==> flow/design.v <==
module gca_dlnv(
    input [31:0]    coord0,
    input [31:0]    coord1,
    input           ld,
    input           step,
    input           CLK,
    output          FC,
    output [20:0]   ADDR
);
    reg         [15:0] x0;
    reg         [15:0] y0;
    wire        [15:0] x1;
    wire        [15:0] y1;
    reg  signed [15:0] dx, dy;
    reg  signed [15:0] sx, sy;
    reg  signed [15:0] error;
    wire signed [15:0] e2;
    assign x1 = {5'b0, coord1[10:0]};
    assign y1 = {6'b0, coord1[20:11]};
    assign e2 = error <<< 1;
    assign ADDR = {y0[9:0], x0[10:0]};
    assign FC = !ld && (x0 == x1 && y0 == y1 || e2 >= dy && x0 == x1 || e2 <= dx && y0 == y1);
    always @(posedge CLK) begin
        if(ld) begin
            x0 <= {5'b0, coord0[10:0]};
            y0 <= {6'b0, coord0[20:11]};
            sx <= (x0 > x1) ? -16'd1 : 16'd1;
            sy <= (y0 > y1) ? -16'd1 : 16'd1;
            dx <= (x0 < x1) ? (x1 - x0) : (x0 - x1);
            dy <= (y1 < y0) ? (y1 - y0) : (y0 - y1);
            error <= dx + dy;
        end
        if(step && !ld) begin
            if(e2 >= dy) x0 <= x0 + sx;
            if(e2 <= dx) y0 <= y0 + sy;
            if(e2 >= dy && e2 <= dx)
                error <= error + dx + dy;
            else if(e2 >= dy)
                error <= error + dy;
            else if(e2 <= dx)
                error <= error + dx;
        end
    end
endmodule
## Tool chain data of gca_dlnv

The steps from the RTL of gca_dlnv to its reports follow in flow order.
Lines are those of the file above, counted from 1.
Library cell names are shortened.
Not given: n/a

| set-up | value |
|---|---|
| top module | gca_dlnv |
| clock port | CLK |
| library | sky130hd |
| corner | tt_025C_1v80 |

## Word-level counts

Counts by Yosys on the flattened word-level netlist (proc, flatten, opt, wreduce; memories kept). Register bits leave out memories and registers merged into their read ports (data or address); mux counts leave out enables and synchronous resets folded into registers. Print and check cells are left out. Cells with the same type and inputs are merged into one.

| operators by class | value |
|---|---|
| $add $sub $neg | 10 |
| $lt $le $gt $ge | 6 |
| eq/ne operators | 2 |
| muxes and demuxes | 15 |
| reduce/logical cells | 9 |

Operators by type and width:

| cell | count |
|---|---|
| two-way mux 16 bit | 15 |
| adder 16 bit | 6 |
| subtractor 10 x 16 -> 16 bit | 1 |
| less-than comparator 10 x 16 -> 1 bit | 1 |
| subtractor 11 x 16 -> 16 bit | 1 |
| subtractor 16 x 10 -> 16 bit | 1 |
| greater-than comparator 16 x 10 -> 1 bit | 1 |
| equality test 16 x 10 -> 1 bit | 1 |
| subtractor 16 x 11 -> 16 bit | 1 |
| greater-than comparator 16 x 11 -> 1 bit | 1 |
| less-than comparator 16 x 11 -> 1 bit | 1 |
| equality test 16 x 11 -> 1 bit | 1 |
| >= comparator 16 bit | 1 |
| <= comparator 16 bit | 1 |
| logical AND 1 bit | 6 |
| logical OR 1 bit | 2 |
| zero test 1 bit | 1 |

| word-level totals | value |
|---|---|
| flip-flop bits (word level) | 112 |
| bits of input ports | 67 |
| output and inout bits | 22 |
| cells after elaboration | 49 |

## Logic depth

Yosys ltp: most cells in a row. Word level: on the elaborated netlist, between registers, memories and ports. Mapped: between sequential cells and ports; inverters and the memories' decode and read muxes count.

| logic depth | value |
|---|---|
| depth after elaboration | 6 |
| ABC_AREA | 1 |
| gate-level depth with buffers | 20 |
| gate-level depth less buffers | 20 |

## Synthesis result

Source: synth_stat.txt of the flow (Yosys; design flattened, memories mapped). It holds for the ABC_AREA given above (unset counts as 0); a run with the other value may have another netlist.
Totals and module areas in this step are rounded.

| mapped netlist | value |
|---|---|
| mapped cells | 1689 |
| synthesis area | 0.0111 mm^2 |
| area of sequential cells | 0.00196 mm^2 |
| flip-flops | 81 |
| buffers | 54 |

Cells by type:

| type | count | total area (um^2) |
|---|---|---|
| ha_1 | 158 | 1.98E+03 |
| nand2_1 | 437 | 1.64E+03 |
| edfxtp_1 | 34 | 1.02E+03 |
| dfxtp_1 | 47 | 940.902 |
| inv_1 | 211 | 792.01 |
| a21oi_1 | 134 | 670.643 |
| nand3_1 | 116 | 580.557 |
| o21ai_0 | 116 | 580.557 |
| xor2_1 | 65 | 569.296 |
| nor2_1 | 123 | 461.693 |
| xnor2_1 | 32 | 280.269 |
| fa_1 | 10 | 200.192 |
| buf_4 | 25 | 187.68 |
| a21o_1 | 16 | 120.115 |
| o211ai_1 | 13 | 97.594 |
| nand4_1 | 14 | 87.584 |
| o21ai_1 | 16 | 80.077 |
| buf_6 | 7 | 78.826 |

Other cell types: 32; their cells: 115.

## Worst setup path after synthesis

OpenSTA on the mapped netlist: ideal clock, no wires. The path of least setup slack (recovery checks aside). Input and output delay are each 20% of the period. Register names are those of the netlist, which keeps one name where synthesis merged equal registers.

| timing path post-synthesis | value |
|---|---|
| path type | input-to-output |
| from | in coord1[10] |
| to | out FC |
| period | 5000 ps |
| external input delay | 1000 ps |
| output delay | 1000 ps |
| launch time at the first pin | 1000 ps |
| data arrival time | 2454 ps |
| data required time | 4000 ps |
| path slack | 1546 ps |
| path delay | 1454 ps |
| stages | 10 |
| path buffers | 1 |
| synthesis period reached | 3454 ps |

"path delay" is the arrival time less input delay plus setup time.
At an output port there is no setup time.
"stages": output pins that drive a net of the path, with the launching flip-flop's if there is one; two outputs of one cell count as two.
"synthesis period reached" = period - worst setup slack (recovery checks aside). The figure is calculated, with input and output delays left at 20% of the set period.
The rows between start and end are the longest chain of elaborated cells between them; the timing report does not say that the signal goes this way. Where chains are equally long, one stands for them.
Each line given opens the expression or statement behind the cell; cells for indexed reads and writes are added by Yosys, which also makes memories of some case tables.

| on the way, post-synthesis | value |
|---|---|
| cells stage by stage | ha_1 > buf_2 > inv_1 > nor2_2 > inv_1 > nor2_1 > inv_1 > nor4_1 > o21ai_0 > nor2_1 |
| cells in the longest elaborated chain | 5 |
| elaborated cells between the ends (all ways) | 6 |
| source lines of those cells | 1 |
| those cells by class | eq/ne (1); reduce/logical (5) |

RTL lines, path post-synthesis:

| what | line | RTL |
|---|---|---|
| from (decl) | 3 | `input [31:0]    coord1,` |
| equality test 16 x 11 -> 1 bit | 22 | `assign FC = !ld && (x0 == x1 && y0 == y1 \|\| e2 >= dy && x0 == x1 \|\| e2 <= dx && y0 == y1);` |
| logical AND 1 bit | 22 |  |
| logical OR 1 bit (2 in a row) | 22 |  |
| logical AND 1 bit | 22 |  |
| to (decl) | 7 | `output          FC,` |

## Worst path after layout

From the final timing report of entry B: the path of least setup slack in the routed layout; clock arrival at registers is part of the times.
The path's times are printed in steps of 10 ps; the period is the one set.

| timing path after layout | value |
|---|---|
| path type | input-to-output |
| from | in coord1[10] |
| to | out FC |
| period | 4270 ps |
| external input delay | 850 ps |
| output delay | 850 ps |
| launch time at the first pin | 850 ps |
| data arrival time | 2930 ps |
| data required time | 3420 ps |
| path slack | 490 ps |
| stages | 12 |
| path buffers | 3 |

The rows between start and end are the longest chain of elaborated cells between them; the timing report does not say that the signal goes this way. Where chains are equally long, one stands for them.

| on the way, after layout | value |
|---|---|
| cells stage by stage | clkdlybuf4s50_1 > ha_1 > inv_1 > nor2_2 > inv_1 > nor2_1 > inv_1 > nor4_1 > buf_4 > o21ai_0 > nor2_2 > dlymetal6s2s_1 |
| cells in the longest elaborated chain | 5 |
| elaborated cells between the ends (all ways) | 6 |
| source lines of those cells | 1 |
| those cells by class | eq/ne (1); reduce/logical (5) |

RTL lines, path after layout:

| what | line | RTL |
|---|---|---|
| from (decl) | 3 | `input [31:0]    coord1,` |
| equality test 16 x 11 -> 1 bit | 22 | `assign FC = !ld && (x0 == x1 && y0 == y1 \|\| e2 >= dy && x0 == x1 \|\| e2 <= dx && y0 == y1);` |
| logical AND 1 bit | 22 |  |
| logical OR 1 bit (2 in a row) | 22 |  |
| logical AND 1 bit | 22 |  |
| to (decl) | 7 | `output          FC,` |

==> results <==
Measured results for gca_dlnv: 2 stored runs of the Yosys and OpenROAD flow on sky130hd. The settings differ; the order carries no meaning. The constraints put input and output delay at 20% of the set period each and load the outputs with 0.01 pF.
"reached clock period" means the clock period less the worst setup slack. The figure is calculated, with input and output delays left at 20% of the set period.
By "worst path time" is meant the share of the clock period that the worst setup path is allowed (20% is reserved at inputs, 20% at outputs), minus its slack. Clock arrival times at its registers enter into it.
"worst path time" is given in steps of 10 ps.
The measured numbers are rounded.
A setting shown as . is not set for that run.
A result given as . is not shown for that run.

| stored run | ABC_AREA | CAP_MARGIN | CELL_PAD_IN_SITES_GLOBAL_PLACEMENT | CORE_MARGIN | CORE_UTILIZATION | CTS_CLUSTER_DIAMETER | GPL_ROUTABILITY_DRIVEN | GPL_TIMING_DRIVEN | MIN_ROUTING_LAYER | PLACE_DENSITY_LB_ADDON | SLEW_MARGIN | TNS_END_PERCENT | period_ns | CORE_ASPECT_RATIO | die area (mm^2) | worst hold slack in the final report (ps) | std-cell area (final layout) (mm^2) | final setup TNS (ps) | reached clock period (ps) | worst path time (ps) | class of the worst setup path | area of the synthesized netlist (mm^2) | setup slack of the worst path (ps) |
|---|---|---|---|---|---|---|---|---|---|---|---|---|---|---|---|---|---|---|---|---|---|---|---|
| entry A | 1 | 15 | 1 | 5 | 69 | 356 | 0 | 1 | met2 | 0.18 | 20 | 55 | 4.19 | . | . | . | . | . | . | . | . | . | . |
| entry B | 1 | 15 | 1 | 5 | 32 | 356 | 1 | 1 | met2 | 0.18 | 20 | 55 | 4.27 | 1.45 | 0.0387 | 524 | 0.0125 | 0 | 3780 | 2070 | input-to-output | 0.0111 | 490 |

Entry A: incomplete, placement halted on FLW-0024
